==> flow/design.v <==
module cordicp(
  x,
  clk,
  rst,
  en,
  lookup,
  y,
  valid);
input [31:0] x;
input clk;
input en;
input rst;
input [2047:0] lookup;
wire [63:0] tab [31:0];
output reg [63:0] y;
output reg valid;
reg [63:0] x_reg;
reg [4:0] counter;
reg [1:0] state;
  parameter E_IDLE  = 2'd0;
  parameter E_CALC  = 2'd1;
always @ (posedge clk) begin
  if (rst == 1'b1) begin
    x_reg <= {16'h00, x, 16'h00};
    y <= 64'h0000_0001_0000_0000;  
    counter <= 4'b0;
    valid <= 1'b0;
    state <= E_IDLE;
  end else begin
  case (state)
    E_IDLE: begin
      x_reg <= {16'h00, x, 16'h00};
      valid <= 1'b0;
      if (en == 1'b1) begin
        state <= E_CALC;
        y <= 64'h0000_0001_0000_0000;  
      end
    end
    E_CALC: begin
      counter <= counter+1;
      if (x_reg > tab[counter]) begin
        x_reg <= x_reg - tab[counter];
        if (counter < 5'd16)
          y <= y << (5'd16 - counter);
        else
          y <= y + (y >> (counter - 5'd15));
      end
      if (counter == 5'd31) begin
        state <= E_IDLE;
        valid <= 1'b1;
      end
    end
  endcase
  end
end
genvar i;
generate
  for (i=0; i<32; i=i+1) begin : U
    assign tab[31-i] = lookup[(i*64+63):i*64];
  end
endgenerate
endmodule
module cordicn(
  x,
  clk,
  rst,
  en,
  lookup,
  y,
  valid);
input [31:0] x;
input clk;
input en;
input rst;
input [2047:0] lookup;
wire [63:0] tab [31:0];
output reg [63:0] y;
output reg valid;
reg [63:0] x_reg;
reg [4:0] counter;
reg [1:0] state;
  parameter E_IDLE  = 2'd0;
  parameter E_CALC  = 2'd1;
always @ (posedge clk) begin
  if (rst == 1'b1) begin
    x_reg <= {16'h00, x, 16'h00};
    y <= 64'h0000_0001_0000_0000;  
    counter <= 4'b0;
    valid <= 1'b0;
    state <= E_IDLE;
  end else begin
  case (state)
    E_IDLE: begin
      x_reg <= {16'h00, x, 16'h00};
      valid <= 1'b0;
      if (en == 1'b1) begin
        state <= E_CALC;
        y <= 64'h0000_0001_0000_0000;  
      end
    end
    E_CALC: begin
      counter <= counter+1;
      if (x_reg > tab[counter]) begin
        x_reg <= x_reg - tab[counter];
        if (counter < 5'd16)
          y <= y >> (5'd16 - counter);
        else
          y <= y - (y >> (counter - 5'd14));
      end
      if (counter == 5'd31) begin
        state <= E_IDLE;
        valid <= 1'b1;
      end 
    end
  endcase
  end
end
genvar i;
generate
  for (i=0; i<32; i=i+1) begin : U
    assign tab[31-i] = lookup[(i*64+63):i*64];
  end
endgenerate
endmodule
module top
(
  clk,
  rst,
  x,
  en,
  epx,
  sinhx,
  coshx,
  valid
);
input             clk;
input             rst;
input      [31:0] x;
input             en;
output reg [31:0] epx;
       reg [31:0] enx;
output reg [31:0] sinhx;
output reg [31:0] coshx;
output reg        valid;
wire [2047:0] lookupp;
wire [2047:0] lookupn;
wire   [31:0] w_sinhx;
wire   [31:0] w_coshx;
wire   [63:0] w_epx;
wire   [63:0] w_enx;
wire          w_valid;
wire          validp;
wire          validn;
cordicp epos (
  .x      (x),
  .clk    (clk),
  .rst    (rst),
  .en     (en),
  .lookup (lookupp),
  .y      (w_epx),
  .valid  (validp)
);
cordicn eneg (
  .x      (x),
  .clk    (clk),
  .rst    (rst),
  .en     (en),
  .lookup (lookupn),
  .y      (w_enx),
  .valid  (validn)
);
always @ (posedge clk) begin
  if (rst == 1'b1) begin
    epx   <= 32'b0;
    enx   <= 32'b0;
    sinhx <= 32'b0;
    coshx <= 32'b0;
    valid <=  1'b0;
  end else begin
  if (validp == 1'b1)
    epx <= w_epx[47:16];
  if (validn == 1'b1)
    enx <= w_enx[47:16];
  sinhx <= w_sinhx;
  coshx <= w_coshx;
  valid <= w_valid;
  end
end
assign w_sinhx = (w_epx [47:16] - w_enx [47:16]) >> 1;
assign w_coshx = (w_epx [47:16] + w_enx [47:16]) >> 1;
assign w_valid = validn & validp;
assign lookupp = { 
  64'h0000_000B_1721_7F7D,    
  64'h0000_000A_65AF_6785,    
  64'h0000_0009_B43D_4F8D,    
  64'h0000_0009_02CB_3795,    
  64'h0000_0008_5159_1F9D,    
  64'h0000_0007_9FE7_07A6,    
  64'h0000_0006_EE74_EFAE,    
  64'h0000_0006_3D02_D7B6,    
  64'h0000_0005_8B90_BFBE,    
  64'h0000_0004_DA1E_A7C6,    
  64'h0000_0004_28AC_8FCE,    
  64'h0000_0003_773A_77D7,    
  64'h0000_0002_C5C8_5FDF,   
  64'h0000_0002_1456_47E7,   
  64'h0000_0001_62E4_2FEF,   
  64'h0000_0000_B172_17F7,   
  64'h0000_0000_67CC_8FB2,   
  64'h0000_0000_391F_EF8F,   
  64'h0000_0000_1E27_076E,  
  64'h0000_0000_0F85_1860, 
  64'h0000_0000_07E0_A6C3, 
  64'h0000_0000_03F8_1516, 
  64'h0000_0000_01FE_02A6, 
  64'h0000_0000_00FF_8055, 
  64'h0000_0000_007F_E00A,
  64'h0000_0000_003F_F801,
  64'h0000_0000_001F_FE00,
  64'h0000_0000_000F_FF80,
  64'h0000_0000_0007_FFE0,
  64'h0000_0000_0003_FFF8,
  64'h0000_0000_0001_FFFE,
  64'h0000_0000_0000_FFFF
  };
assign lookupn = {
    64'h0000_000B_1721_7F7D,      
    64'h0000_000A_65AF_6785,      
    64'h0000_0009_B43D_4F8D,      
    64'h0000_0009_02CB_3795,      
    64'h0000_0008_5159_1F9D,      
    64'h0000_0007_9FE7_07A6,      
    64'h0000_0006_EE74_EFAE,      
    64'h0000_0006_3D02_D7B6,      
    64'h0000_0005_8B90_BFBE,      
    64'h0000_0004_DA1E_A7C6,      
    64'h0000_0004_28AC_8FCE,      
    64'h0000_0003_773A_77D7,      
    64'h0000_0002_C5C8_5FDF,     
    64'h0000_0002_1456_47E7,     
    64'h0000_0001_62E4_2FEF,     
    64'h0000_0000_B172_17F7, 
    64'h0000_0000_49A5_8844, 
    64'h0000_0000_222F_1D04, 
    64'h0000_0000_1085_98B5, 
    64'h0000_0000_0820_AEC4, 
    64'h0000_0000_0408_1596,
    64'h0000_0000_0202_02AE,
    64'h0000_0000_0100_8055,
    64'h0000_0000_0080_200A,
    64'h0000_0000_0040_0801,
    64'h0000_0000_0020_0200,
    64'h0000_0000_0010_0080,
    64'h0000_0000_0008_0020,
    64'h0000_0000_0004_0008,
    64'h0000_0000_0002_0002,
    64'h0000_0000_0001_0000,
    64'h0000_0000_0000_8000
    };
endmodule
[From RTL to reports: top]
Tool output for the design above, in the order of the flow.
Line numbers count from 1 in the design file above.
Operators carry their Yosys type and port widths (W data, S select, Z words).
Cell names lack the library's common part.
The mark n/a stands for no value.
Set-up
  design top: top
  clock input: clk
  library: sky130hd
  corner: tt_025C_1v80

[Word level]
Counts by Yosys on the flattened word-level netlist (proc, flatten, opt, wreduce; memories kept). Register bits leave out memories and registers merged into their read ports (data or address). Print and check cells are left out. Cells with the same type and inputs are merged into one.
Bit counts
  output and inout port bits: 97
  elaborated cells: 161
  bits in registers: 367
  bits of input ports: 35
Operators by class
  magnitude comparators: 4
  add/sub/neg operators: 12
  multiplexer cells: 34
  bitwise logic cells: 1
  reductions and logical operators: 18
  equality and inequality tests: 72
  shifts and indexed selects: 4
Operators with widths (number)
  $pmux W64 S32: 2
  $mux W64: 17
  $pmux W64 S2: 4
  $shr A64 B5 Y64: 3
  $sub A64 B64 Y64: 3
  $eq A5 B5 Y1 const B: 32
  $gt A64 B64 Y1: 2
  $mux W48: 2
  $eq A5 B4 Y1 const B: 16
  $shl A64 B5 Y64: 1
  $add A64 B64 Y64: 1
  $eq A5 B3 Y1 const B: 8
  $add A32 B32 Y32: 1
  $sub A32 B32 Y32: 1
  $eq A5 B2 Y1 const B: 4
  $reduce_and A2 Y1: 6
  $reduce_and A3 Y1: 4
  $add A5 B1 Y5 const B: 2
  $eq A5 B1 Y1 const B: 2
  $sub A5 B4 Y5 const B: 2
  $sub A5 B5 Y5 const A: 2
  $lt A5 B5 Y1 const B: 2
  $logic_not A5 Y1: 2
  $ne A2 B1 Y1 const B: 4
  $pmux W2 S2: 2
  $ne A3 B2 Y1 const B: 2
  $reduce_bool A3 Y1: 2
  $mux W2: 3
Not listed: further kinds 7, cells in them 13.

[Depth]
Depth = most cells in a row (Yosys ltp): at word level without a register or memory, in the mapped netlist without a sequential cell, where the memories' decode and read muxes count.
Logic depth
  word-level depth: 12
  ABC_AREA: 0
  gate-level depth with buffers: 35
  mapped depth without buffers: 26

[Netlist]
Yosys stat after the flow's synthesis: flattened, memories mapped to cells. It holds for the ABC_AREA given above (unset counts as 0); a run with the other value may have another netlist.
Synthesis totals
  buffers: 391
  chip area (Yosys): 40448.8 um2
  mapped cells: 5545
  sequential part of the area: 7987.7 um2
  mapped flip-flops: 367
Cells by type
  dfxtp_1: number 303, total area 6.07E+03 um2
  mux2i_1: number 409, total area 4.09E+03 um2
  ha_1: number 275, total area 3440.8 um2
  nor2_1: number 703, total area 2.64E+03 um2
  a21oi_1: number 515, total area 2.58E+03 um2
  o21ai_0: number 471, total area 2.36E+03 um2
  nand2_1: number 533, total area 2E+03 um2
  edfxtp_1: number 64, total area 1.92E+03 um2
  xnor2_1: number 162, total area 1.42E+03 um2
  clkbuf_1: number 312, total area 1.17E+03 um2
  a21o_1: number 149, total area 1.12E+03 um2
  xor2_1: number 118, total area 1.03E+03 um2
  mux4_2: number 37, total area 833.299 um2
  a211oi_1: number 90, total area 675.648 um2
  inv_1: number 159, total area 596.822 um2
  nor3_1: number 113, total area 565.542 um2
  nand2b_1: number 82, total area 512.992 um2
  nand3_1: number 100, total area 500.48 um2
Other cell types: 81; their cells: 950.
By module: a second synthesis without flattening, with its own total; a netlist apart from the flattened one above.
Unflattened totals
  cells (unflattened synthesis): 9032
  area total of the unflattened synthesis: 64997.3 um2
Rows give one instance, submodules left out.
Modules
  cordicp: area 30802.0 um2, cells 4439, sequential area 3042.9 um2, times used 1
  cordicn: area 27747.9 um2, cells 3793, sequential area 3042.9 um2, times used 1
  top: area 6447.4 um2, cells 800, sequential area 1901.8 um2, times used 1

[Worst setup path after synthesis]
OpenSTA on the mapped netlist: ideal clock, no wires. The path of least setup slack (recovery checks aside). Input and output delay are each 20% of the period. Register names are those of the netlist, which keeps one name where synthesis merged equal registers.
Path after synthesis
  path kind: reg-to-reg
  start point: register eneg.counter[0]
  end point: register eneg.y[56]
  launch time at the first pin: 0.000 ns
  clock period: 8.0 ns
  arrival time: 7.735 ns
  data required time: 7.878 ns
  driving pins on the path: 32
  path delay: 7.857 ns
  library setup time: 0.122 ns
  setup slack: 0.143 ns
  buffers on the path: 11
  synthesis period reached: 7.857 ns
"path delay" = arrival - input delay + setup time.
"driving pins on the path" counts driving pins, that of a launching flip-flop among them; a cell with two outputs on the path counts twice.
"synthesis period reached" is the clock period less the worst setup slack; recovery checks do not enter. This is arithmetic on one report: input and output delays are still those of the set period (20% each).
Between the ends stands the longest chain of elaborated cells between them, by number of cells; it is not shown to be the way that was timed. Of several equally long chains one is given.
A line is the first line of the expression or statement that the cell stems from. Yosys adds cells for indexed reads and writes and turns some case tables into memories.
At most two assigning lines are given for a register; there are more.
Between the ends, after synthesis
  path through: dfxtp_1 > inv_1 > buf_2 > clkbuf_1 > buf_2 > buf_1 > ha_1 > buf_2 > buf_1 > and2_1 > ha_1 > clkbuf_1 > a21oi_2 > mux2i_1 > buf_2 > buf_2 > clkbuf_1 > a21oi_1 > mux4_2 > ha_1 > clkbuf_1 > nand2_1 > nor3_1 > and3b_1 > a31oi_1 > and4b_1 > nor3_1 > a22oi_1 > a21boi_0 > nor2_1 > xnor2_1 > a221o_1
  length of the longest elaborated chain: 7
  elaborated cells between the ends (all ways): 47
  those cells by class: 3 x add/sub; 2 x compare; 32 x eq/ne; 2 x shift; 6 x mux; 2 x reduce/logical
Ends and longest elaborated chain, after synthesis
  from (decl): RTL line 80  | reg [4:0] counter;
  from (assign): RTL line 88  | counter <= 4'b0;
  from (assign): RTL line 102  | counter <= counter+1;
  $eq A5 B5 Y1: RTL line 103  | if (x_reg > tab[counter]) begin
  $pmux W64 S32: RTL line 103
  $mux W64: RTL line 92  | case (state)
  $mux W64: RTL line 85  | if (rst == 1'b1) begin
  $gt A64 B64 Y1: RTL line 103
  $mux W64: RTL line 103
  $pmux W64 S2: RTL line 92
  to (assign): RTL line 106  | y <= y >> (5'd16 - counter);
  to (assign): RTL line 108  | y <= y - (y >> (counter - 5'd14));
  to (decl): RTL line 77  | output reg [63:0] y;

[Path in the finished layout]
From the final timing report of run 1: the path of least setup slack in the routed layout; clock arrival at registers is part of the times.
Path post-layout
  path kind: reg-to-reg
  start point: register epos.counter[1]
  end point: register epos.y[55]
  launch time at the first pin: 0.64 ns
  buffers on the path: 2
  library setup time: 0.14 ns
  data required time: 8.16 ns
  clock period: 7.66 ns
  setup slack: 0.52 ns
  driving pins on the path: 24
  arrival time: 7.64 ns
Between the ends stands the longest chain of elaborated cells between them, by number of cells; it is not shown to be the way that was timed. Of several equally long chains one is given.
At most two assigning lines are given for a register; there are more.
Between the ends, post-layout
  path through: dfxtp_1 > inv_1 > ha_4 > buf_12 > nand2b_1 > o21ai_0 > mux2i_1 > mux2i_1 > nor2_1 > a21oi_1 > a21oi_1 > ha_1 > a211oi_1 > o211ai_1 > a41oi_1 > o21bai_1 > buf_4 > a211oi_1 > o21ai_1 > nand4_1 > a31oi_1 > a311oi_1 > xnor2_1 > o22ai_1
  length of the longest elaborated chain: 7
  elaborated cells between the ends (all ways): 47
  those cells by class: 3 x add/sub; 2 x compare; 32 x eq/ne; 2 x shift; 6 x mux; 2 x reduce/logical
Ends and longest elaborated chain, post-layout
  from (decl): RTL line 18  | reg [4:0] counter;
  from (assign): RTL line 26  | counter <= 4'b0;
  from (assign): RTL line 40  | counter <= counter+1;
  $eq A5 B5 Y1: RTL line 41  | if (x_reg > tab[counter]) begin
  $pmux W64 S32: RTL line 41
  $mux W64: RTL line 30  | case (state)
  $mux W64: RTL line 23  | if (rst == 1'b1) begin
  $gt A64 B64 Y1: RTL line 41
  $mux W64: RTL line 41
  $pmux W64 S2: RTL line 30
  to (assign): RTL line 44  | y <= y << (5'd16 - counter);
  to (assign): RTL line 46  | y <= y + (y >> (counter - 5'd15));
  to (decl): RTL line 15  | output reg [63:0] y;

Flow measurements of top on sky130hd: 6 stored runs with different settings, listed in no order. Input and output delays are each 20% of the period that was set; the output load is 0.01 pF.
"achieved clock period (ns)" means the clock period less the worst setup slack. The figure is calculated, with input and output delays left at 20% of the set period.
"finish__power__total": no workload was simulated; the value follows from the tool's default switching activity.

settings of run 1
{
  "CORE_UTILIZATION": 38,
  "PLACE_DENSITY": 0.6,
  "period_ns": 7.66,
  "CAP_MARGIN": 20,
  "CORE_MARGIN": 2,
  "SLEW_MARGIN": 20
}
report of run 1
yosys chip area after synthesis (um^2): 40448.8
finish__design__die__area: 109068.0
finish__design__instance__utilization: 0.4242
finish__timing__setup__ws: 0.519
finish__timing__hold__ws: 0.453
finish__power__total: 1.050e-02
achieved clock period (ns): 7.141

settings of run 2
{
  "HOLD_SLACK_MARGIN": 0.05,
  "SETUP_SLACK_MARGIN": -0.75,
  "period_ns": 8.0,
  "CAP_MARGIN": 20,
  "CORE_MARGIN": 2,
  "CORE_UTILIZATION": 40,
  "SLEW_MARGIN": 20
}
report of run 2
yosys chip area after synthesis (um^2): 40448.8
finish__design__die__area: 103681.0
finish__design__instance__utilization: 0.4431
finish__timing__setup__ws: 0.366
finish__timing__hold__ws: 0.460
finish__power__total: 9.935e-03
achieved clock period (ns): 7.634

settings of run 3
{
  "ABC_AREA": 1,
  "CORE_MARGIN": 8,
  "CORE_UTILIZATION": 40,
  "GPL_TIMING_DRIVEN": 0,
  "HOLD_SLACK_MARGIN": 0.24,
  "MAX_ROUTING_LAYER": "met4",
  "PLACE_DENSITY": 0.6,
  "TNS_END_PERCENT": 30,
  "period_ns": 8.0,
  "CAP_MARGIN": 20,
  "SLEW_MARGIN": 20
}
report of run 3
yosys chip area after synthesis (um^2): 47220.3
finish__design__die__area: 129301.0
finish__design__instance__utilization: 0.4442
finish__timing__setup__ws: 0.224
finish__timing__hold__ws: 0.484
finish__power__total: 1.529e-02
achieved clock period (ns): 7.776

settings of run 4
{
  "ABC_AREA": 0,
  "CORE_ASPECT_RATIO": 0.83,
  "CORE_MARGIN": 4,
  "CTS_CLUSTER_DIAMETER": 90,
  "MIN_ROUTING_LAYER": "met2",
  "PLACE_DENSITY_LB_ADDON": 0.14,
  "SLEW_MARGIN": 10,
  "period_ns": 8.0,
  "CAP_MARGIN": 20,
  "CORE_UTILIZATION": 40
}
report of run 4: did not finish, route, GRT-0116

settings of run 5
{
  "ABC_AREA": 0,
  "CAP_MARGIN": 0,
  "CELL_PAD_IN_SITES_GLOBAL_PLACEMENT": 0,
  "CORE_UTILIZATION": 36,
  "PLACE_DENSITY_LB_ADDON": 0.26,
  "SETUP_SLACK_MARGIN": 3.27,
  "SLEW_MARGIN": 25,
  "TNS_END_PERCENT": 55,
  "period_ns": 11.8,
  "CORE_MARGIN": 2
}
report of run 5
yosys chip area after synthesis (um^2): 40448.8
finish__design__die__area: 115057.0
finish__design__instance__utilization: 0.4011
finish__timing__setup__ws: 3.689
finish__timing__hold__ws: 0.462
finish__power__total: 6.816e-03
achieved clock period (ns): 8.111

settings of run 6
{
  "CORE_UTILIZATION": 40,
  "PLACE_DENSITY": 0.6,
  "SETUP_SLACK_MARGIN": 0.27,
  "period_ns": 7.66,
  "CAP_MARGIN": 20,
  "CORE_MARGIN": 2,
  "SLEW_MARGIN": 20
}
report of run 6
yosys chip area after synthesis (um^2): 40448.8
finish__design__die__area: 103681.0
finish__design__instance__utilization: 0.4452
finish__timing__setup__ws: 0.540
finish__timing__hold__ws: 0.451
finish__power__total: 1.042e-02
achieved clock period (ns): 7.120
